==> flow/design.v <==
`timescale 1ns / 1ns
module hexDecoder(input [3:0]binIn, output [6:0]HEX);
	wire [0:3]c = binIn;
	assign HEX[0] = ((~c[0] & ~c[1] & ~c[2] & c[3]) | (~c[0] & c[1] & ~c[2] & ~c[3]) | (c[0] & ~c[1] & c[2] & c[3]) | (c[0] & c[1] & ~c[2] & c[3]));
	assign HEX[1] = ((~c[0] & c[1] & ~c[2] & c[3]) | (~c[0] & c[1] & c[2] & ~c[3]) | (c[0] & ~c[1] & c[2] & c[3]) | (c[0] & c[1] & ~c[2] & ~c[3])| (c[0] & c[1] & c[2] & ~c[3]) | (c[0] & c[1] & c[2] & c[3]));
	assign HEX[2] = ((~c[0] & ~c[1] & c[2] & ~c[3]) | (c[0] & c[1] & ~c[2] & ~c[3]) | (c[0] & c[1] & c[2] & ~c[3]) | (c[0] & c[1] & c[2] & c[3]));
	assign HEX[3] = ((~c[0] & ~c[1] & ~c[2] & c[3]) | (~c[0] & c[1] & ~c[2] & ~c[3]) | (~c[0] & c[1] & c[2] & c[3]) | (c[0] & ~c[1] & ~c[2] & c[3])| (c[0] & ~c[1] & c[2] & ~c[3]) | (c[0] & c[1] & c[2] & c[3]));
	assign HEX[4] = ((~c[0] & ~c[1] & ~c[2] & c[3]) | (~c[0] & ~c[1] & c[2] & c[3]) | (~c[0] & c[1] & ~c[2] & ~c[3]) | (~c[0] & c[1] & ~c[2] & c[3])| (~c[0] & c[1] & c[2] & c[3]) | (c[0] & ~c[1] & ~c[2] & c[3]));
	assign HEX[5] = ((~c[0] & ~c[1] & ~c[2] & c[3]) | (~c[0] & ~c[1] & c[2] & ~c[3]) | (~c[0] & ~c[1] & c[2] & c[3]) | (~c[0] & c[1] & c[2] & c[3])| (c[0] & c[1] & ~c[2] & c[3]));
	assign HEX[6] = ((~c[0] & ~c[1] & ~c[2] & ~c[3]) | (~c[0] & ~c[1] & ~c[2] & c[3]) | (~c[0] & c[1] & c[2] & c[3]) | (c[0] & c[1] & ~c[2] & ~c[3]));
endmodule
module binaryToBCD(
    binaryIn,
	Millions,
	HundredThousands,
	TenThousands,
	Thousands,
	Hundreds,
	Tens,
	Ones
    );
    input [39:0] binaryIn;
    output reg[3:0] Ones;
	output reg[3:0] Tens;
	output reg[3:0] Hundreds;
	output reg[3:0] Thousands;
	output reg[3:0] TenThousands;
	output reg[3:0] HundredThousands;
	output reg[3:0] Millions;
    integer i;   
     always @(binaryIn)
        begin
			Millions= 4'd0;
			HundredThousands= 4'd0;
			TenThousands= 4'd0;
			Thousands= 4'd0;
			Hundreds= 4'd0;
			Tens= 4'd0;
			Ones= 4'd0;
            for (i = 21; i >=0; i = i-1)  
            begin
				if(Millions>=5)
					Millions = Millions +3;
				if(HundredThousands>=5)
					HundredThousands = HundredThousands +3;
				if(TenThousands>=5)
					TenThousands = TenThousands +3;
				if(Thousands>=5)
					Thousands = Thousands +3;
				if(Hundreds>=5)
					Hundreds = Hundreds +3;
				if(Tens>=5)
					Tens = Tens +3;
				if(Ones>=5)
					Ones = Ones +3;
				Millions = Millions<<1;
				Millions[0] = HundredThousands[3];
				HundredThousands = HundredThousands<<1;
				HundredThousands[0] = TenThousands[3];
				TenThousands = TenThousands<<1;
				TenThousands[0] = Thousands[3];
				Thousands = Thousands<<1;
				Thousands[0] = Hundreds[3];
				Hundreds = Hundreds<<1;
				Hundreds[0] = Tens[3];
				Tens = Tens<<1;
				Tens[0] = Ones[3];
				Ones = Ones<<1;
				Ones[0] = binaryIn[i];
            end
        end     
endmodule
`timescale 1ns / 1ns
module prevData(clock, reset, received_data_en, received_data, prev_data);
	input clock, reset, received_data_en;
	input [7:0]received_data;
	output reg [7:0] prev_data;
	reg [7:0] current_data;
	always@(posedge clock)begin
		if(reset)begin
			prev_data <= 0;
			current_data <= 0;
		end
		else if(received_data_en)begin
			prev_data <= current_data;
			current_data <= received_data;
		end
		else
			prev_data <= 0;
	end
endmodule
`timescale 1ns / 1ns
module logicController(clock, reset, received_data, received_data_en, click, buy, one, two, three, four, five, six, seven, eight, selection, upgradeClick);
	input clock, reset, received_data_en;
	input [7:0]received_data;
	output reg click, buy, one, two, three, four, five, six, seven, eight, selection, upgradeClick;
	localparam IDLE = 0, CLICK = 1, BUY = 2, ONE = 3, TWO = 4, THREE = 5, FOUR = 6, FIVE = 7, SIX = 8, SEVEN = 9, EIGHT = 10, UPGRADECLICK = 11;
	reg [4:0] currentState;
	reg [4:0] nextState;
	always@(*)begin
		case(currentState)
			IDLE:	begin
						if(received_data_en)begin
							if(received_data == 'h29)
								nextState = CLICK;
							else if(received_data == 'h5A)
								nextState = BUY;
							else if(received_data == 'h16)
								nextState = ONE;
							else if(received_data == 'h1E)
								nextState = TWO;
							else if(received_data == 'h26)
								nextState = THREE;
							else if(received_data == 'h25)
								nextState = FOUR;
							else if(received_data == 'h2E)
								nextState = FIVE;
							else if(received_data == 'h36)
								nextState = SIX;
							else if(received_data == 'h3D)
								nextState = SEVEN;
							else if(received_data == 'h3E)
								nextState = EIGHT;
							else if(received_data == 'h21)
								nextState = UPGRADECLICK;
							else
								nextState = IDLE;
						end
						else
							nextState = IDLE;
					end		
			CLICK: nextState = IDLE;
			BUY: nextState = IDLE;
			ONE: nextState = IDLE;
			TWO: nextState = IDLE;
			THREE: nextState = IDLE;
			FOUR: nextState = IDLE;
			FIVE: nextState = IDLE;
			SIX: nextState = IDLE;
			SEVEN: nextState = IDLE;
			EIGHT: nextState = IDLE;
			UPGRADECLICK: nextState = IDLE;
			default: nextState = IDLE;
		endcase
	end
	always@(*)begin
		click = 0;
		buy = 0; 
		one = 0; 
		two = 0; 
		three = 0; 
		four = 0; 
		five = 0; 
		six = 0; 
		seven = 0; 
		eight = 0;
		selection = 0;
		upgradeClick = 0;
		case(currentState)
			CLICK: click = 1;
			BUY: buy = 1;
			ONE:	begin
						one = 1;
						selection = 1;
					end
			TWO:	begin
						two = 1;
						selection = 1;
					end
			THREE:begin
						three = 1;
						selection = 1;
					end
			FOUR:	begin
						four = 1;
						selection = 1;
					end
			FIVE: begin
						five = 1;
						selection = 1;
					end
			SIX:	begin
						six = 1;
						selection = 1;
					end
			SEVEN:begin 
						seven = 1;
						selection = 1;
					end
			EIGHT:begin 
						eight = 1;
						selection = 1;
					end
			UPGRADECLICK: upgradeClick = 1;
			default: begin
				click = 0;
				buy = 0; 
				one = 0; 
				two = 0; 
				three = 0; 
				four = 0; 
				five = 0; 
				six = 0; 
				seven = 0; 
				eight = 0;
				selection = 0;
				upgradeClick = 0;
			end
		endcase
	end
	always@(posedge clock)begin
		if(reset)
			currentState <= IDLE;
		else
			currentState <= nextState;
	end
endmodule
`timescale 1ns / 1ns
module logicDatapath(clock, reset, pulse, money, prev_data, selectedAsset, click, buy, upgradeClick, one, two, three, four, five, six, seven, eight);
	input clock, reset, pulse, click, buy, upgradeClick, one, two, three, four, five, six, seven, eight;
	input[7:0] prev_data;
	output reg [39:0] money;
	localparam ONE = 0, TWO = 1, THREE = 2, FOUR = 3, FIVE = 4, SIX = 5, SEVEN = 6, EIGHT = 7, BREAK = 'hF0;
	output reg [7:0] selectedAsset;
	reg[29:0] rate; 
	reg[29:0] clickRate;
	reg[29:0] clickRateCost;
	reg[23:0] assetCost[7:0];
	reg[23:0] assetRates[7:0];
	wire enoughMoney = (money>= assetCost[selectedAsset]);
	wire enoughMoneyClick = (money >= clickRateCost);
	always@(*)begin
			assetCost[ONE] = 10;
			assetCost[TWO] = 40;
			assetCost[THREE] = 250;
			assetCost[FOUR] = 2000;
			assetCost[FIVE] = 10000;
			assetCost[SIX] = 100000;
			assetCost[SEVEN] = 1000000;
			assetCost[EIGHT] = 10000000;
			assetRates[ONE] = 1;
			assetRates[TWO] = 5;
			assetRates[THREE] = 15;
			assetRates[FOUR] = 60;
			assetRates[FIVE] = 800;
			assetRates[SIX] = 10000;
			assetRates[SEVEN] = 50000;
			assetRates[EIGHT] = 500000;
	end
	always@(posedge clock)begin
		if(reset)
			selectedAsset <= ONE;
		else if(prev_data == BREAK)
			selectedAsset <= selectedAsset;
		else if(one)
			selectedAsset <= ONE;
		else if(two)
			selectedAsset <= TWO;
		else if(three)
			selectedAsset <= THREE;
		else if(four)
			selectedAsset <= FOUR;
		else if(five)
			selectedAsset <= FIVE;
		else if(six)
			selectedAsset <= SIX;
		else if(seven)
			selectedAsset <= SEVEN;
		else if(eight)
			selectedAsset <= EIGHT;
		else 
			selectedAsset <= selectedAsset;
	end
	always@(posedge clock)begin
		if(reset)
			money <= 10;
		else if(prev_data == BREAK)
			money <= money;
		else if(click)
			money <= money + clickRate;
		else if(buy && enoughMoney)
			money <= money - assetCost[selectedAsset];
		else if(upgradeClick && enoughMoneyClick)
			money <= money - clickRateCost;
		else if(pulse)
			money <= money + rate;
		else
			money <= money;
	end
	always@(posedge clock)begin
		if(reset)
			rate <= 0;
		else if(prev_data == BREAK)
			rate <= rate;
		else if(buy && enoughMoney)
			rate <= rate + assetRates[selectedAsset];
		else
			rate <= rate;
	end
	always@(posedge clock)begin
		if(reset)begin
			clickRate <= 1;
			clickRateCost <= 10;
		end
		else if(prev_data == BREAK)begin
			clickRate <= clickRate;
			clickRateCost <= clickRateCost;
		end
		else if(upgradeClick && enoughMoneyClick)begin
			clickRate <= clickRate * 2;
			clickRateCost <= clickRateCost * 2;
		end
		else begin 
			clickRate <= clickRate;
			clickRateCost <= clickRateCost;
		end
	end
endmodule
`timescale 1ns / 1ns
module money_clicker(clk, rst, key_data, key_valid, tick, money, asset, HEX0, HEX1, HEX2, HEX3, HEX4, HEX5);
	input clk;
	input rst;
	input [7:0] key_data;
	input key_valid;
	input tick;
	output [39:0] money;
	output [7:0] asset;
	output [6:0] HEX0, HEX1, HEX2, HEX3, HEX4, HEX5;
	wire [3:0] Millions;
	wire [3:0] HundredThousands;
	wire [3:0] TenThousands;
	wire [3:0] Thousands;
	wire [3:0] Hundreds;
	wire [3:0] Tens;
	wire [3:0] Ones;
	wire click, buy, upgradeClick, one, two, three, four, five, six, seven, eight;
	wire [7:0] prev_data;
	wire selection;
	binaryToBCD convert (money[39:0], Millions[3:0], HundredThousands[3:0], TenThousands[3:0], Thousands[3:0], Hundreds[3:0], Tens[3:0], Ones[3:0]);
	hexDecoder H0(Ones[3:0], HEX0);
	hexDecoder H1(Tens[3:0], HEX1);
	hexDecoder H2(Hundreds[3:0], HEX2);
	hexDecoder H3(Thousands[3:0], HEX3);
	hexDecoder H4(TenThousands[3:0], HEX4);
	hexDecoder H5(HundredThousands[3:0], HEX5);
	prevData prev(clk, rst, key_valid, key_data, prev_data);
	logicController control(clk, rst, key_data, key_valid, click, buy, one, two, three, four, five, six, seven, eight, selection, upgradeClick);
	logicDatapath datapath(clk, rst, tick, money, prev_data, asset, click, buy, upgradeClick, one, two, three, four, five, six, seven, eight);
endmodule
* Tool chain data of money_clicker
Tool output for the design above, in the order of the flow.
Line numbers count from 1 in the design file above.
Library cell names are shortened.
The mark n/a stands for no value.
- Design top :: money_clicker
- Clock port :: clk
- Standard-cell library :: sky130hd
- Corner :: tt_025C_1v80

* After elaboration
Yosys after proc, flatten, opt, wreduce and memory -nomap, before mapping. Print and check cells are not counted.
Yosys's memory passes give these memory sizes; they may raise the number of words (mostly to a power of two), join words into wider ones and drop unused or constant bits.
- Clocked read ports x word width :: 0
- Bits in latches :: 0
- Memories :: 1
- Word-level cells :: 772
- Input bits :: 12
- RAM bits :: 0
- Register bits after elaboration :: 158
- Output and inout port bits :: 90
- Memory bits (read-only) :: 192
** Memory list
- (name not given) :: depth 16, width 12, rd ports 1, wr ports 0, RTL line 159 : case(currentState)
- Shifts and indexed selects :: 0
- Divide/modulo/power cells :: 0
- $mul :: 0
- Muxes and demuxes :: 144
- Reduce/logical cells :: 16
- Bitwise logic cells :: 351
- Equal/unequal tests :: 19
- Add/subtract/negate cells :: 116
- Magnitude comparators :: 113
** Operators by type and width (count)
- greater-or-equal comparator 4 x 3 -> 1 bit with constant B :: 105
- case mux 24 bit (select 8 bit) :: 2
- two-way mux 4 bit :: 94
- adder 4 x 2 -> 4 bit with constant B :: 90
- two-way mux 24 bit :: 7
- AND 1 bit :: 162
- OR 1 bit :: 162
- two-way mux 40 bit :: 4
- adder 40 x 30 -> 40 bit :: 2
- two-way mux 3 bit :: 25
- == test 8 x 6 -> 1 bit with constant B :: 8
- two-way mux 8 bit :: 8
- adder 3 x 2 -> 3 bit with constant B :: 15
- subtractor 40 x 24 -> 40 bit :: 1
- greater-or-equal comparator 40 x 24 -> 1 bit :: 1
- subtractor 40 x 30 -> 40 bit :: 1
- greater-or-equal comparator 40 x 30 -> 1 bit :: 1
- adder 30 x 24 -> 30 bit :: 1
- NOT 1 bit :: 27
- == test 8 x 5 -> 1 bit with constant B :: 2
- adder 1 x 2 -> 3 bit with constant A and B :: 5
- greater-or-equal comparator 1 x 3 -> 1 bit with constant A and B :: 5
- OR reduction 13 bit :: 1
- == test 3 bit with constant B :: 4
- two-way mux 12 bit :: 1
- OR reduction 10 bit :: 1
- AND reduction 2 bit :: 4
- == test 8 x 7 -> 1 bit with constant B :: 1
Other operator kinds: 16; their cells: 19.

* Depth
Yosys ltp: most cells in a row. Word level: on the elaborated netlist, between registers, memories and ports. Mapped: between sequential cells and ports; inverters and the memories' decode and read muxes count.
- Depth in word-level cells :: 51
- ABC_AREA :: 1
- Depth in mapped cells :: 123
- Depth with buffers taken out :: 123

* Mapped cells and area
Yosys stat after the flow's synthesis: flattened, memories mapped to cells. It holds for the ABC_AREA given above (unset counts as 0); a run with the other value may have another netlist.
** Cell types
- dfxtp_1 :: count 150, total area 3002.88 µm²
- nand2_1 :: count 763, total area 2.86E+03 µm²
- ha_1 :: count 179, total area 2.24E+03 µm²
- inv_1 :: count 402, total area 1.51E+03 µm²
- a21oi_1 :: count 279, total area 1.4E+03 µm²
- nand3_1 :: count 264, total area 1.32E+03 µm²
- o21ai_0 :: count 242, total area 1.21E+03 µm²
- nand2_2 :: count 158, total area 988.448 µm²
- nor2_1 :: count 234, total area 878.342 µm²
- xor2_1 :: count 65, total area 569.296 µm²
- nand3_2 :: count 49, total area 490.47 µm²
- nand2_4 :: count 38, total area 427.91 µm²
- xnor2_1 :: count 44, total area 385.37 µm²
- nand4_1 :: count 58, total area 362.848 µm²
- o211ai_1 :: count 30, total area 225.216 µm²
- clkbuf_1 :: count 59, total area 221.462 µm²
- inv_2 :: count 58, total area 217.709 µm²
- nor3_1 :: count 40, total area 200.192 µm²
Not listed: further types 46, cells in them 280.
- Mapped cells :: 3392
- Buffers :: 69
- Flip-flops :: 150
- Synthesis area :: 20793.7 µm²

* Worst setup path after synthesis
OpenSTA on the mapped netlist: ideal clock, no wires. The path of least setup slack (recovery checks aside). Input and output delay are each 20% of the period. Register names are those of the netlist, which keeps one name where synthesis merged equal registers.
- Kind :: register -> output
- Start :: register datapath.money[19]
- End :: output HEX5[6]
- Driving pins on the path :: 112
- Path delay :: 12712 ps
- Clock period :: 25000 ps
- Arrival time :: 12712 ps
- Launch time at the first pin :: 0 ps
- Path buffers :: 0
- Setup slack :: 7288 ps
- Period reached after synthesis :: 17712 ps
"path delay" = arrival - input delay + setup time.
At an output port there is no setup time.
"driving pins on the path" counts driving pins, that of a launching flip-flop among them; a cell with two outputs on the path counts twice.
"period reached after synthesis" = period - worst setup slack (recovery checks aside). The figure is calculated, with input and output delays left at 20% of the set period.
Between the ends stands the longest chain of elaborated cells between them, by number of cells; it is not shown to be the way that was timed. Of several equally long chains one is given.
A line is the first line of the expression or statement that the cell stems from. Yosys adds cells for indexed reads and writes and turns some case tables into memories.
A register here has more assigning lines than the two given.
- Path through :: dfxtp_1 inv_1 ha_1 inv_1 ha_1 inv_1 nand2_2 nand2_1 nand2_2 ha_1 inv_1 or2_1 nand3_2 nand2_2 nand2_1 nand2_2 ha_1 nor2_1 (+76 left out) nand2_1 nand2_1 ha_1 nand3b_1 nand2_1 nand2_1 nand2_1 nand2_2 ha_1 inv_1 nand3_1 nand2_1 inv_1 nand2_1 nand2_1 nand2_2 nand3_1 o211ai_1
- Length of the longest elaborated chain :: 45
- Elaborated cells on any way between the ends :: 284
** RTL lines, path after synthesis
- from (decl) :: RTL line 222 : output reg [39:0] money;
- from (assign) :: RTL line 278 : money <= money;
- from (assign) :: RTL line 280 : money <= money + clickRate;
- adder 4 x 2 -> 4 bit :: RTL line 55 : Ones = Ones +3;
- two-way mux 4 bit :: RTL line 54 : if(Ones>=5)
- greater-or-equal comparator 4 x 3 -> 1 bit :: RTL line 54
- two-way mux 4 bit :: RTL line 54
- greater-or-equal comparator 4 x 3 -> 1 bit :: RTL line 54
- two-way mux 4 bit :: RTL line 54
- greater-or-equal comparator 4 x 3 -> 1 bit :: RTL line 54
- (+27 left out)
- adder 4 x 2 -> 4 bit :: RTL line 47 : TenThousands = TenThousands +3;
- two-way mux 4 bit :: RTL line 46 : if(TenThousands>=5)
- adder 3 x 2 -> 3 bit :: RTL line 45 : HundredThousands = HundredThousands +3;
- two-way mux 3 bit :: RTL line 44 : if(HundredThousands>=5)
- NOT 1 bit :: RTL line 10 : assign HEX[6] = ((~c[0] & ~c[1] & ~c[2] & ~c[3]) | (~c[0] & ~c[1] & ~c[2] & c[3]) | (~c[0] & c[1] & c[2] & c[3 ...
- AND 1 bit (3 in a row) :: RTL line 10
- OR 1 bit (3 in a row) :: RTL line 10
- to (decl) :: RTL line 328 : output [6:0] HEX0, HEX1, HEX2, HEX3, HEX4, HEX5;

* Path in the finished layout
Path of least setup slack in the final report of stored run 2 (OpenROAD, finished layout, wires in). Where an end is a register, its clock arrival counts in the times.
The report prints the path's times to 10 ps; the period is as set.
- Kind :: register -> output
- Start :: register datapath.money[20]
- End :: output HEX5[5]
- Clock period :: 40500 ps
- Setup slack :: 17360 ps
- Driving pins on the path :: 115
- Arrival time :: 15040 ps
- Path buffers :: 1
- Launch time at the first pin :: 440 ps
Between the ends stands the longest chain of elaborated cells between them, by number of cells; it is not shown to be the way that was timed. Of several equally long chains one is given.
A register here has more assigning lines than the two given.
- Path through :: dfxtp_1 inv_1 ha_1 inv_1 ha_1 inv_1 nand2_2 nand2_1 nand2_2 ha_1 inv_1 or2_1 nand3_2 nand2_2 nand2_1 nand2_2 ha_1 nor2_1 (+79 left out) nand3b_1 nand2_1 nand2_1 nand2_1 nand2_2 ha_1 inv_1 nand3_1 nand2_1 inv_1 nand3_1 nand2_2 nor2_2 nand2_1 nand2_1 nand2_1 nand3_1 clkdlybuf4s50_1
- Length of the longest elaborated chain :: 48
- Elaborated cells on any way between the ends :: 305
** RTL lines, path post-layout
- from (decl) :: RTL line 222 : output reg [39:0] money;
- from (assign) :: RTL line 278 : money <= money;
- from (assign) :: RTL line 280 : money <= money + clickRate;
- adder 4 x 2 -> 4 bit :: RTL line 55 : Ones = Ones +3;
- two-way mux 4 bit :: RTL line 54 : if(Ones>=5)
- greater-or-equal comparator 4 x 3 -> 1 bit :: RTL line 54
- two-way mux 4 bit :: RTL line 54
- greater-or-equal comparator 4 x 3 -> 1 bit :: RTL line 54
- two-way mux 4 bit :: RTL line 54
- greater-or-equal comparator 4 x 3 -> 1 bit :: RTL line 54
- (+29 left out)
- adder 4 x 2 -> 4 bit :: RTL line 47 : TenThousands = TenThousands +3;
- two-way mux 4 bit :: RTL line 46 : if(TenThousands>=5)
- adder 3 x 2 -> 3 bit :: RTL line 45 : HundredThousands = HundredThousands +3;
- two-way mux 3 bit :: RTL line 44 : if(HundredThousands>=5)
- NOT 1 bit :: RTL line 9 : assign HEX[5] = ((~c[0] & ~c[1] & ~c[2] & c[3]) | (~c[0] & ~c[1] & c[2] & ~c[3]) | (~c[0] & ~c[1] & c[2] & c[3 ...
- AND 1 bit (3 in a row) :: RTL line 9
- OR 1 bit (4 in a row) :: RTL line 9
- to (decl) :: RTL line 328 : output [6:0] HEX0, HEX1, HEX2, HEX3, HEX4, HEX5;

Hand-over note for money_clicker

Measured results for money_clicker: 2 stored runs of the Yosys and OpenROAD flow on sky130hd. The settings differ; the order carries no meaning. The constraints put input and output delay at 20% of the set period each and load the outputs with 0.01 pF.
"period achieved" = clock period - worst setup slack. The figure is calculated, with input and output delays left at 20% of the set period.
By "time used up by the worst setup path" is meant the share of the clock period that the worst setup path is allowed (20% is reserved at inputs, 20% at outputs), minus its slack. Clock arrival times at its registers enter into it.
"time used up by the worst setup path" is given in steps of 10 ps.

* Stored run 1
** Files
==> flow/run.sh <==
#!/bin/bash
# the make line also repeats the synthesis and layout settings of config.mk as NAME=value (left out here)
make -C /OpenROAD-flow-scripts/flow DESIGN_CONFIG=/design/flow/config.mk WORK_HOME=/design/flow/orfs CLKGATE_MAP_FILE= finish
==> flow/config.mk <==
export PLATFORM = sky130hd
export DESIGN_NAME = money_clicker
export DESIGN_NICKNAME = money_clicker
export VERILOG_FILES = /design/flow/design.v
export SDC_FILE = /design/flow/constraint.sdc
export NUM_CORES = 4
export LEC_CHECK = 0
export CAP_MARGIN = 25
export CELL_PAD_IN_SITES_GLOBAL_PLACEMENT = 3
export CORE_ASPECT_RATIO = 1.71
export CORE_MARGIN = 8
export CORE_UTILIZATION = 64
export CTS_CLUSTER_SIZE = 24
export MAX_ROUTING_LAYER = met5
export PLACE_DENSITY = 0.87
export SLEW_MARGIN = 20
export TNS_END_PERCENT = 100
==> flow/constraint.sdc <==
create_clock -name core_clock -period 22.9 [get_ports {clk}]
set_input_delay 4.5800 -clock core_clock [delete_from_list [all_inputs] [get_ports {clk}]]
set_output_delay 4.5800 -clock core_clock [all_outputs]
set_load 0.01 [all_outputs]
** Results
Not finished: placement ended with error GPL-0301.

* Stored run 2
** Files
==> flow/run.sh <==
#!/bin/bash
# the make line also repeats the synthesis and layout settings of config.mk as NAME=value (left out here)
make -C /OpenROAD-flow-scripts/flow DESIGN_CONFIG=/design/flow/config.mk WORK_HOME=/design/flow/orfs CLKGATE_MAP_FILE= finish
==> flow/config.mk <==
export PLATFORM = sky130hd
export DESIGN_NAME = money_clicker
export DESIGN_NICKNAME = money_clicker
export VERILOG_FILES = /design/flow/design.v
export SDC_FILE = /design/flow/constraint.sdc
export NUM_CORES = 4
export LEC_CHECK = 0
export ABC_AREA = 1
export CAP_MARGIN = 35
export CELL_PAD_IN_SITES_DETAIL_PLACEMENT = 0
export CELL_PAD_IN_SITES_GLOBAL_PLACEMENT = 0
export CORE_MARGIN = 5
export CORE_UTILIZATION = 40
export CTS_CLUSTER_DIAMETER = 86
export CTS_CLUSTER_SIZE = 82
export GPL_ROUTABILITY_DRIVEN = 0
export HOLD_SLACK_MARGIN = 0.1
export MAX_ROUTING_LAYER = met4
export PLACE_DENSITY_LB_ADDON = 0.27
export SLEW_MARGIN = 10
export TNS_END_PERCENT = 15
==> flow/constraint.sdc <==
create_clock -name core_clock -period 40.5 [get_ports {clk}]
set_input_delay 8.1000 -clock core_clock [delete_from_list [all_inputs] [get_ports {clk}]]
set_output_delay 8.1000 -clock core_clock [all_outputs]
set_load 0.01 [all_outputs]
** Results
- Worst hold slack in the final report :: 425 ps
- Period achieved :: 23141 ps
- Time used up by the worst setup path :: 15040 ps
- Critical path type :: register -> output
- Setup TNS :: 0 ps
- Std-cell area (final layout) :: 23035.8 µm²
- Die size :: 56644.0 µm²
- Setup slack of the worst path :: 17359 ps
- Chip area after synthesis (Yosys) :: 20793.7 µm²
- Utilization :: 44.8 %

End of note.
